==> flow/design.v <==
`timescale 1ns / 1ps
module srl_oneshot(
		input clk250_i,
		input rst_i,
		input trig_i,
		output scal_o
    );
	parameter ONESHOT_LENGTH = 16;
	reg flag;
	reg [15:0] delay_line;
	always @(posedge clk250_i) begin
		if (rst_i) begin
			flag <= 0;
			delay_line <= {16{1'b0}};
		end else begin
			if (trig_i) flag <= 1;
			else if (delay_line[ONESHOT_LENGTH-1]) flag <= 0;
			delay_line <= {delay_line[14:0],trig_i};
		end
	end
	assign scal_o = flag;
endmodule
`timescale 1ns / 1ps
module srl_oneshot_with_ref(
		input clk250_i,
		input rst_i,
		input pulse_i,
		input trig_i,
		output mon_scal_o,
		output scal_o
    );
	parameter ONESHOT_LENGTH = 16;
	reg [1:0] mon_flag_reg;
	reg mon_flag;
	reg flag;
	reg [15:0] delay_line;
	reg [15:0] mon_delay_line;
	always @(posedge clk250_i) begin
		if (rst_i) begin
			mon_flag_reg <= 2'b00;
			mon_flag <= 0;
			mon_delay_line <= {16{1'b0}};
			flag <= 0;
			delay_line <= {16{1'b0}};
		end else begin
			mon_flag_reg <= {mon_flag_reg[0],flag & pulse_i};
			if (mon_flag_reg[0] && !mon_flag_reg[1]) mon_flag <= 1;
			else if (mon_delay_line[ONESHOT_LENGTH-1]) mon_flag <= 0;
			mon_delay_line <= {mon_delay_line[14:0],mon_flag_reg[0] && !mon_flag_reg[1]};
			if (trig_i) flag <= 1;
			else if (delay_line[ONESHOT_LENGTH-1]) flag <= 0;
			delay_line <= {delay_line[14:0],trig_i};
		end
	end
	assign scal_o = flag;
	assign mon_scal_o = mon_flag;
endmodule
`timescale 1ns / 1ps
module ANITA3_trigger_holdoff(
		input clk250_i,
		input rst_i,
		input trig_i,
		output holdoff_o
    );
	reg holdoff_div_2;
	reg [3:0] holdoff_counter;
	wire [4:0] holdoff_counter_plus_one = holdoff_counter + 1;
	reg trigger_holdoff;
	reg clear_holdoff;
	always @(posedge clk250_i) begin
		if (rst_i) begin
			trigger_holdoff <= 0;
			holdoff_div_2 <= 0;
			holdoff_counter <= {4{1'b0}};
			clear_holdoff <= 0;
		end else begin
			if (clear_holdoff) trigger_holdoff <= 0;
			else if (trig_i) trigger_holdoff <= 1;
			if (!trigger_holdoff) holdoff_div_2 <= 0;
			else holdoff_div_2 <= ~holdoff_div_2;
			if (!trigger_holdoff) holdoff_counter <= {4{1'b0}};
			else if (holdoff_div_2) holdoff_counter <= holdoff_counter_plus_one;
			clear_holdoff <= holdoff_counter_plus_one[4];
		end
	end
	assign holdoff_o = trigger_holdoff;
endmodule
`timescale 1ns / 1ps
module ANITA3_simple_trigger_map(
		clk250_i,
		rst_i,
		L1_i,
		mask_i,
		V_pol_phi_o,
		H_pol_phi_o
    );
	parameter NUM_SURFS = 12;
	parameter NUM_TRIG = 4;
	parameter NUM_PHI = 16;
	input clk250_i;
	input rst_i;
	input [NUM_SURFS*NUM_TRIG-1:0] L1_i;
	input [2*NUM_PHI-1:0] mask_i;
	output [NUM_PHI-1:0] V_pol_phi_o;
	output [NUM_PHI-1:0] H_pol_phi_o;
	wire [NUM_PHI-1:0] V_pol_phi_in;
	wire [NUM_PHI-1:0] H_pol_phi_in;
	wire [NUM_TRIG-1:0] SURF_L1[NUM_SURFS-1:0];
	generate
		genvar s;
		for (s=0;s<NUM_SURFS;s=s+1) begin : SL
			assign SURF_L1[s] = L1_i[4*s +: 4];
		end
	endgenerate
	wire [NUM_PHI-1:0] V_pol_mask = mask_i[0 +: NUM_PHI];
	wire [NUM_PHI-1:0] H_pol_mask = mask_i[NUM_PHI +: NUM_PHI];
	reg [NUM_PHI-1:0] V_pol_phi_reg;
	reg [NUM_PHI-1:0] H_pol_phi_reg;
	reg [NUM_PHI-1:0] V_pol_phi_pipe;
	reg [NUM_PHI-1:0] H_pol_phi_pipe;
	assign V_pol_phi_in[0] = SURF_L1[2][0];
	assign V_pol_phi_in[4] = SURF_L1[2][1];
	assign H_pol_phi_in[0] = SURF_L1[2][2];
	assign H_pol_phi_in[4] = SURF_L1[2][3];
	assign V_pol_phi_in[2] = SURF_L1[3][0];
	assign V_pol_phi_in[6] = SURF_L1[3][1];
	assign H_pol_phi_in[2] = SURF_L1[3][2];
	assign H_pol_phi_in[6] = SURF_L1[3][3];
	assign V_pol_phi_in[1] = SURF_L1[4][0];
	assign V_pol_phi_in[5] = SURF_L1[4][1];
	assign H_pol_phi_in[1] = SURF_L1[4][2];
	assign H_pol_phi_in[5] = SURF_L1[4][3];
	assign V_pol_phi_in[3] = SURF_L1[5][0];
	assign V_pol_phi_in[7] = SURF_L1[5][1];
	assign H_pol_phi_in[3] = SURF_L1[5][2];
	assign H_pol_phi_in[7] = SURF_L1[5][3];
	assign V_pol_phi_in[15] = SURF_L1[6][0];
	assign V_pol_phi_in[11] = SURF_L1[6][1];
	assign H_pol_phi_in[15] = SURF_L1[6][2];
	assign H_pol_phi_in[11] = SURF_L1[6][3];
	assign V_pol_phi_in[13] = SURF_L1[7][0];
	assign V_pol_phi_in[9] = SURF_L1[7][1];
	assign H_pol_phi_in[13] = SURF_L1[7][2];
	assign H_pol_phi_in[9] = SURF_L1[7][3];
	assign V_pol_phi_in[14] = SURF_L1[8][0];
	assign V_pol_phi_in[10] = SURF_L1[8][1];
	assign H_pol_phi_in[14] = SURF_L1[8][2];
	assign H_pol_phi_in[10] = SURF_L1[8][3];
	assign V_pol_phi_in[12] = SURF_L1[9][0];
	assign V_pol_phi_in[8] = SURF_L1[9][1];
	assign H_pol_phi_in[12] = SURF_L1[9][2];
	assign H_pol_phi_in[8] = SURF_L1[9][3];
	generate
		genvar j;
		for (j=0;j<NUM_PHI;j=j+1) begin : PHI
			always @(posedge clk250_i) begin : IFF
				if (rst_i) V_pol_phi_reg[j] <= 0;
				else if (V_pol_mask[j]) V_pol_phi_reg[j] <= 0;
				else V_pol_phi_reg[j] <= V_pol_phi_in[j];
				if (rst_i) H_pol_phi_reg[j] <= 0;
				else if (H_pol_mask[j]) H_pol_phi_reg[j] <= 0;
				else H_pol_phi_reg[j] <= H_pol_phi_in[j];
			end
		end
	endgenerate
	always @(posedge clk250_i) begin
		if (rst_i) begin
			V_pol_phi_pipe <= {NUM_PHI{1'b0}};
			H_pol_phi_pipe <= {NUM_PHI{1'b0}};
		end else begin
			V_pol_phi_pipe <= V_pol_phi_reg;
			H_pol_phi_pipe <= H_pol_phi_reg;
		end
	end
	assign V_pol_phi_o = V_pol_phi_pipe;
	assign H_pol_phi_o = H_pol_phi_pipe;
endmodule
`timescale 1ns / 1ps
module ANITA3_simple_trigger( clk250_i,
										rst_i,
										L1_i,
										trig_o,
										scal_o,
										scal_L1_o,
										disable_i,
										refpulse_i,
										mon_scal_o,
										ant_mask_i,
										phi_mask_i,
										phi_o,
										count_o
										);
   parameter NUM_SURFS = 12;
   parameter NUM_TRIG = 4;
   parameter NUM_HOLD = 4;   
	parameter NUM_PHI = 16;
   input clk250_i;
	input rst_i;
   input [NUM_SURFS*NUM_TRIG-1:0] L1_i;
	input [2*NUM_PHI-1:0] ant_mask_i;
	input [2*NUM_PHI-1:0] phi_mask_i;
   output 			  trig_o;
	output [2*NUM_PHI-1:0] phi_o;
	output [2*NUM_PHI-1:0] scal_o;
	output [2*NUM_PHI-1:0] scal_L1_o;
	input refpulse_i;
	output [2*NUM_PHI-1:0] mon_scal_o;
	output [7:0] count_o;
	input disable_i;
	wire [NUM_PHI-1:0] V_pol_phi;
	wire [NUM_PHI-1:0] H_pol_phi;
	ANITA3_simple_trigger_map u_map(.clk250_i(clk250_i),
											  .rst_i(rst_i),
											  .mask_i(ant_mask_i),
											  .L1_i(L1_i),
											  .V_pol_phi_o(V_pol_phi),
											  .H_pol_phi_o(H_pol_phi));
	reg [NUM_PHI-1:0] V_pol_trig;
	reg [NUM_PHI-1:0] H_pol_trig;
	reg [NUM_PHI-1:0] V_pol_phi_del;
	reg [NUM_PHI-1:0] H_pol_phi_del;
	reg [NUM_PHI-1:0] V_pol_hold;
	reg [NUM_PHI-1:0] H_pol_hold;
	reg [NUM_PHI-1:0] V_pol_pat;
	reg [NUM_PHI-1:0] H_pol_pat;	
	reg H_rf_trigger;
	reg V_rf_trigger;
	reg rf_trigger;
	reg [1:0] raw_rf_trigger;
	wire trigger_holdoff;
	reg [7:0] raw_rf_count;
	reg rf_count_flag;
	reg [7:0] rf_count;	
	reg trig_disable;
	generate
		genvar i;
		for (i=0;i<NUM_PHI;i=i+1) begin : RF_TRIG
			srl_oneshot l1v_scaler(.clk250_i(clk250_i),.rst_i(rst_i),.trig_i(V_pol_phi[i]), 
													.scal_o(scal_L1_o[i]));
			srl_oneshot l1h_scaler(.clk250_i(clk250_i),.rst_i(rst_i),.trig_i(H_pol_phi[i]), 
													.scal_o(scal_L1_o[NUM_PHI+i]));
			srl_oneshot_with_ref v_scaler(.clk250_i(clk250_i),.rst_i(rst_i),.trig_i(V_pol_trig[i]),.pulse_i(refpulse_i), 
													.scal_o(scal_o[i]), .mon_scal_o(mon_scal_o[i]));
			srl_oneshot_with_ref h_scaler(.clk250_i(clk250_i),.rst_i(rst_i),.trig_i(H_pol_trig[i]),.pulse_i(refpulse_i), 
													.scal_o(scal_o[NUM_PHI+i]), .mon_scal_o(mon_scal_o[NUM_PHI+i]));
			always @(posedge clk250_i) begin
				if (rst_i) begin
					V_pol_trig[i] <= 1'b0;
					H_pol_trig[i] <= 1'b0;
				end else begin
				V_pol_trig[i] <= ((V_pol_phi[i]) && (V_pol_phi[(i+1)%NUM_PHI])) && !phi_mask_i[i];  
				H_pol_trig[i] <= ((H_pol_phi[i]) && (H_pol_phi[(i+1)%NUM_PHI])) && !phi_mask_i[NUM_PHI+i];	
				end
				end
		end
	endgenerate
	always @(posedge clk250_i) begin
		if (rst_i) begin
			trig_disable <= 0;
			V_pol_phi_del <= {NUM_PHI{1'b0}};
			H_pol_phi_del <= {NUM_PHI{1'b0}};
			H_pol_hold <= {NUM_PHI{1'b0}};
			V_pol_hold <= {NUM_PHI{1'b0}};
			H_pol_pat <= {NUM_PHI{1'b0}};
			V_pol_pat <= {NUM_PHI{1'b0}};
			H_rf_trigger <= 0;
			V_rf_trigger <= 0;
			rf_trigger <= 0;
			raw_rf_trigger <= {2{1'b0}};
			rf_count_flag <= 0;
			raw_rf_count <= {8{1'b0}};
			rf_count <= {8{1'b0}};
		end else begin
		trig_disable <= disable_i;
		V_pol_phi_del <= V_pol_phi;
		H_pol_phi_del <= H_pol_phi;
		H_pol_hold <= H_pol_phi_del;
		V_pol_hold <= V_pol_phi_del;
		if ((H_rf_trigger || V_rf_trigger) && !trigger_holdoff) H_pol_pat <= H_pol_hold;
		if ((H_rf_trigger || V_rf_trigger) && !trigger_holdoff) V_pol_pat <= V_pol_hold;		
		H_rf_trigger <= |H_pol_trig;
		V_rf_trigger <= |V_pol_trig;
		rf_trigger <= (H_rf_trigger | V_rf_trigger) && !trigger_holdoff && !trig_disable;
		raw_rf_trigger <= {raw_rf_trigger[0],(H_rf_trigger | V_rf_trigger)};
		rf_count_flag <= (raw_rf_trigger[0] && !raw_rf_trigger[1]);
		if (rf_count_flag) raw_rf_count <= raw_rf_count + 1;
		if (rf_count_flag && trigger_holdoff) rf_count <= raw_rf_count;
			end
	end
	ANITA3_trigger_holdoff u_rf_holdoff(.clk250_i(clk250_i),
													.rst_i(rst_i),
													.trig_i(V_rf_trigger | H_rf_trigger),
													.holdoff_o(trigger_holdoff));
	assign trig_o = rf_trigger;
	assign phi_o = {H_pol_pat,V_pol_pat};
	assign count_o = rf_count;
endmodule
Step by step through the tools: ANITA3_simple_trigger
The steps from the RTL of ANITA3_simple_trigger to its reports follow in flow order.
Lines are those of the file above, counted from 1.
Cell names lack the library's common part.
The mark -- stands for no value.
- top module: ANITA3_simple_trigger
- clock: clk250_i
- cell library: sky130hd
- library corner: tt_025C_1v80

After elaboration
Yosys after proc, flatten, opt, wreduce and memory -nomap, before mapping. Memory bits, and registers merged into a memory's read port (data or address), are not among the register bits. Print and check cells are not counted. Equal cells are merged and count once.
- bits in registers at 1918
- input bits at 116
- noted output and inout port bits: 137
- elaborated cells at 838
- add/sub/neg operators: 2
- muxes and demuxes at 192
- bitwise logic cells at 35
- reduce/logical cells: 301
- operators with widths (operator ; number):
    2-bit nonzero test ; 96
    1-bit 2-to-1 mux ; 192
    1-bit logical AND ; 101
    2-bit OR reduction ; 34
    1-bit logical NOT ; 67
    1-bit AND ; 32
    16-bit OR reduction ; 2
    8-bit by 1-bit adder with 8-bit output with constant B ; 1
    4-bit by 1-bit adder with 5-bit output with constant B ; 1
    1-bit NOT ; 2
    1-bit bitwise OR ; 1
    1-bit logical OR ; 1

Logic depth
Yosys ltp: most cells in a row. Word level: on the elaborated netlist, between registers, memories and ports. Mapped: between sequential cells and ports; inverters and the memories' decode and read muxes count.
- noted depth after elaboration: 3
- ABC_AREA at 0
- mapped depth at 5
- depth with buffers taken out at 4

Netlist
Source: synth_stat.txt of the flow (Yosys; design flattened, memories mapped). It holds for the ABC_AREA given above (unset counts as 0); a run with the other value may have another netlist.
Totals and module areas in this step are rounded.
- cell types (cell type ; number ; area in all (um2)):
    dfxtp_1 ; 1854 ; 3.71E+04
    nor2b_1 ; 1100 ; 6881.6
    and2b_1 ; 504 ; 3.78E+03
    buf_4 ; 109 ; 818.285
    a21oi_1 ; 140 ; 700.672
    clkbuf_1 ; 144 ; 540.518
    nand2b_1 ; 65 ; 406.64
    nand2_1 ; 76 ; 285.274
    nor2_1 ; 75 ; 281.52
    and3b_1 ; 32 ; 280.269
    inv_1 ; 65 ; 243.984
    nor3b_1 ; 32 ; 240.23
    and2_1 ; 32 ; 200.192
    buf_2 ; 34 ; 170.163
    buf_6 ; 13 ; 146.39
    nand3_1 ; 10 ; 50.048
    nor4_1 ; 8 ; 50.048
    xor2_1 ; 5 ; 43.792
Other cell types: 13; their cells: 24.
- noted cells in the netlist: 4322
- chip area (Yosys) at 52400 um2
- noted flip-flops: 1854
- buffer cells at 301
By module: a second synthesis without flattening, with its own total; a netlist apart from the flattened one above.
- cell total of the unflattened synthesis at 4338
- area total of the unflattened synthesis: 54000 um2
Each row is one instance without its submodules.
- by module (module ; instances ; cells ; area (um2) ; sequential area (um2)):
    srl_oneshot_with_ref ; 32 ; 80 ; 1000 ; 721
    srl_oneshot ; 32 ; 37 ; 473 ; 340
    ANITA3_simple_trigger ; 1 ; 434 ; 4630 ; 3020
    ANITA3_simple_trigger_map ; 1 ; 135 ; 1950 ; 1280
    ANITA3_trigger_holdoff ; 1 ; 25 ; 269 ; 140

Timing after synthesis
Source: OpenSTA report_checks on the synthesized netlist (no wires, ideal clock, input and output delay 20% of the period each), path of least setup slack; recovery checks are left aside. Register names are those of the netlist, which keeps one name where synthesis merged equal registers.
- path kind: input -> register
- start: input rst_i
- end: register RF_TRIG[2].l1h_scaler.delay_line[10]
- period: 4000 ps
- external input delay: 800 ps
- setup time at 114 ps
- noted arrival: 1481 ps
- required time: 3886 ps
- noted slack: 2405 ps
- noted path delay: 795 ps
- noted stages: 3
- noted buffers on the path: 2
- synthesis period reached: 1595 ps
"path delay" is the arrival time less input delay plus setup time.
"stages" counts driving pins, that of a launching flip-flop among them; a cell with two outputs on the path counts twice.
"synthesis period reached" = period - worst setup slack (recovery checks aside). The figure is calculated, with input and output delays left at 20% of the set period.
- cells stage by stage: clkbuf_1 clkbuf_1 and2b_1
- length of the longest elaborated chain at 0
- ends and longest elaborated chain, post-synthesis (element ; RTL line ; text):
    start, declared ; 198 ; input rst_i;
    end, assigned ; 14 ; delay_line <= {16{1'b0}};
    end, assigned ; 18 ; delay_line <= {delay_line[14:0],trig_i};
    end, declared ; 10 ; reg [15:0] delay_line;

Worst path after layout
Path of least setup slack in the final report of flow run A (OpenROAD, finished layout, wires in). Where an end is a register, its clock arrival counts in the times.
The path's times are printed in steps of 10 ps; the period is the one set.
- path kind: register -> output
- start: register H_pol_pat[6]
- end: output phi_o[22]
- period: 4530 ps
- output delay at 910 ps
- noted arrival: 1790 ps
- required time: 3620 ps
- noted slack: 1830 ps
- noted stages: 2
- noted buffers on the path: 1
- cells stage by stage: dfxtp_1 clkdlybuf4s50_1
- length of the longest elaborated chain at 0
- ends and longest elaborated chain, after layout (element ; RTL line ; text):
    start, declared ; 225 ; reg [NUM_PHI-1:0] H_pol_pat;
    start, assigned ; 264 ; H_pol_pat <= {NUM_PHI{1'b0}};
    start, assigned ; 279 ; if ((H_rf_trigger || V_rf_trigger) && !trigger_holdoff) H_pol_pat <= H_pol_hold;
    end, declared ; 203 ; output [2*NUM_PHI-1:0] phi_o;

Memo
Re: implementation data of ANITA3_simple_trigger

Top module ANITA3_simple_trigger; platform sky130hd; tools Yosys and OpenROAD; 4 stored runs in no particular order. Input and output delays are each 20% of the period that was set; the output load is 0.01 pF.
By "period achieved" is meant the clock period of the run minus its worst setup slack. This is arithmetic on one report: input and output delays are still those of the set period (20% each).
"worst setup path time" means the part of the period allowed to the worst setup path (the constraints hold back 20% at inputs and 20% at outputs) less its slack; where the path has registers, the arrival times of their clocks count too.
"power consumption" is the tool's figure for a default switching activity; nothing was simulated.
"worst setup path time" is known to 10 ps.
The measured numbers are rounded.

Flow run A

==> flow/run.sh <==
#!/bin/bash
# the make line also repeats the synthesis and layout settings of config.mk as NAME=value (left out here)
make -C /OpenROAD-flow-scripts/flow DESIGN_CONFIG=/design/flow/config.mk WORK_HOME=/design/flow/orfs CLKGATE_MAP_FILE= finish
==> flow/config.mk <==
export PLATFORM = sky130hd
export DESIGN_NAME = ANITA3_simple_trigger
export DESIGN_NICKNAME = ANITA3_simple_trigger
export VERILOG_FILES = /design/flow/design.v
export SDC_FILE = /design/flow/constraint.sdc
export NUM_CORES = 4
export LEC_CHECK = 0
export CAP_MARGIN = 35
export CORE_MARGIN = 8
export CORE_UTILIZATION = 70
export CTS_CLUSTER_SIZE = 16
export MAX_ROUTING_LAYER = met5
export PLACE_DENSITY_LB_ADDON = 0.18
export SLEW_MARGIN = 10
==> flow/constraint.sdc <==
create_clock -name core_clock -period 4.53 [get_ports {clk250_i}]
set_input_delay 0.9060 -clock core_clock [delete_from_list [all_inputs] [get_ports {clk250_i}]]
set_output_delay 0.9060 -clock core_clock [all_outputs]
set_load 0.01 [all_outputs]

Measured in flow run A:
- worst setup slack after layout at 1,830 ps
- worst setup path time: 1,790 ps
- worst path kind: register -> output
- noted the worst hold slack in the final report: 397 ps
- chip area after synthesis (Yosys): 52,400 um2
- total negative slack on setup checks at 0 ps
- period achieved: 2,697 ps
- noted the overall die area: 83,900 um2
- power consumption at 31,200 µW
- noted the standard-cell area after layout: 60,400 um2

Flow run B

==> flow/run.sh <==
#!/bin/bash
# the make line also repeats the synthesis and layout settings of config.mk as NAME=value (left out here)
make -C /OpenROAD-flow-scripts/flow DESIGN_CONFIG=/design/flow/config.mk WORK_HOME=/design/flow/orfs CLKGATE_MAP_FILE= finish
==> flow/config.mk <==
export PLATFORM = sky130hd
export DESIGN_NAME = ANITA3_simple_trigger
export DESIGN_NICKNAME = ANITA3_simple_trigger
export VERILOG_FILES = /design/flow/design.v
export SDC_FILE = /design/flow/constraint.sdc
export NUM_CORES = 4
export LEC_CHECK = 0
export CAP_MARGIN = 20
export CORE_MARGIN = 2
export CORE_UTILIZATION = 40
export SLEW_MARGIN = 20
==> flow/constraint.sdc <==
create_clock -name core_clock -period 4.0 [get_ports {clk250_i}]
set_input_delay 0.8000 -clock core_clock [delete_from_list [all_inputs] [get_ports {clk250_i}]]
set_output_delay 0.8000 -clock core_clock [all_outputs]
set_load 0.01 [all_outputs]

Measured in flow run B:
- total negative slack on setup checks at 0 ps
- chip area after synthesis (Yosys): 52,400 um2
- power consumption at 35,600 µW
- noted the standard-cell area after layout: 61,700 um2
- worst setup slack after layout at 1,310 ps
- worst setup path time: 1,890 ps
- worst path kind: register -> output
- noted the overall die area: 134,000 um2
- period achieved: 2,689 ps
- noted the worst hold slack in the final report: 390 ps

Flow run C

==> flow/run.sh <==
#!/bin/bash
# the make line also repeats the synthesis and layout settings of config.mk as NAME=value (left out here)
make -C /OpenROAD-flow-scripts/flow DESIGN_CONFIG=/design/flow/config.mk WORK_HOME=/design/flow/orfs CLKGATE_MAP_FILE= finish
==> flow/config.mk <==
export PLATFORM = sky130hd
export DESIGN_NAME = ANITA3_simple_trigger
export DESIGN_NICKNAME = ANITA3_simple_trigger
export VERILOG_FILES = /design/flow/design.v
export SDC_FILE = /design/flow/constraint.sdc
export NUM_CORES = 4
export LEC_CHECK = 0
export CAP_MARGIN = 20
export CORE_ASPECT_RATIO = 0.72
export CORE_MARGIN = 2
export CORE_UTILIZATION = 40
export CTS_CLUSTER_DIAMETER = 348
export SLEW_MARGIN = 20
export TNS_END_PERCENT = 45
==> flow/constraint.sdc <==
create_clock -name core_clock -period 4.0 [get_ports {clk250_i}]
set_input_delay 0.8000 -clock core_clock [delete_from_list [all_inputs] [get_ports {clk250_i}]]
set_output_delay 0.8000 -clock core_clock [all_outputs]
set_load 0.01 [all_outputs]

Measured in flow run C:
- worst setup slack after layout at 1,340 ps
- noted the worst hold slack in the final report: 376 ps
- total negative slack on setup checks at 0 ps
- worst setup path time: 1,860 ps
- worst path kind: register -> output
- noted the standard-cell area after layout: 61,100 um2
- period achieved: 2,659 ps
- noted the overall die area: 134,000 um2
- chip area after synthesis (Yosys): 52,400 um2
- power consumption at 34,800 µW

Flow run D

==> flow/run.sh <==
#!/bin/bash
# the make line also repeats the synthesis and layout settings of config.mk as NAME=value (left out here)
make -C /OpenROAD-flow-scripts/flow DESIGN_CONFIG=/design/flow/config.mk WORK_HOME=/design/flow/orfs CLKGATE_MAP_FILE= finish
==> flow/config.mk <==
export PLATFORM = sky130hd
export DESIGN_NAME = ANITA3_simple_trigger
export DESIGN_NICKNAME = ANITA3_simple_trigger
export VERILOG_FILES = /design/flow/design.v
export SDC_FILE = /design/flow/constraint.sdc
export NUM_CORES = 4
export LEC_CHECK = 0
export CAP_MARGIN = 20
export CORE_MARGIN = 2
export CORE_UTILIZATION = 46
export SLEW_MARGIN = 20
==> flow/constraint.sdc <==
create_clock -name core_clock -period 2.68 [get_ports {clk250_i}]
set_input_delay 0.5360 -clock core_clock [delete_from_list [all_inputs] [get_ports {clk250_i}]]
set_output_delay 0.5360 -clock core_clock [all_outputs]
set_load 0.01 [all_outputs]

Measured in flow run D:
- total negative slack on setup checks at 0 ps
- noted the worst hold slack in the final report: 225 ps
- power consumption at 52,800 µW
- worst setup slack after layout at 362 ps
- worst setup path time: 1,780 ps
- worst path kind: register -> output
- chip area after synthesis (Yosys): 52,400 um2
- noted the overall die area: 117,000 um2
- noted the standard-cell area after layout: 61,500 um2
- period achieved: 2,318 ps
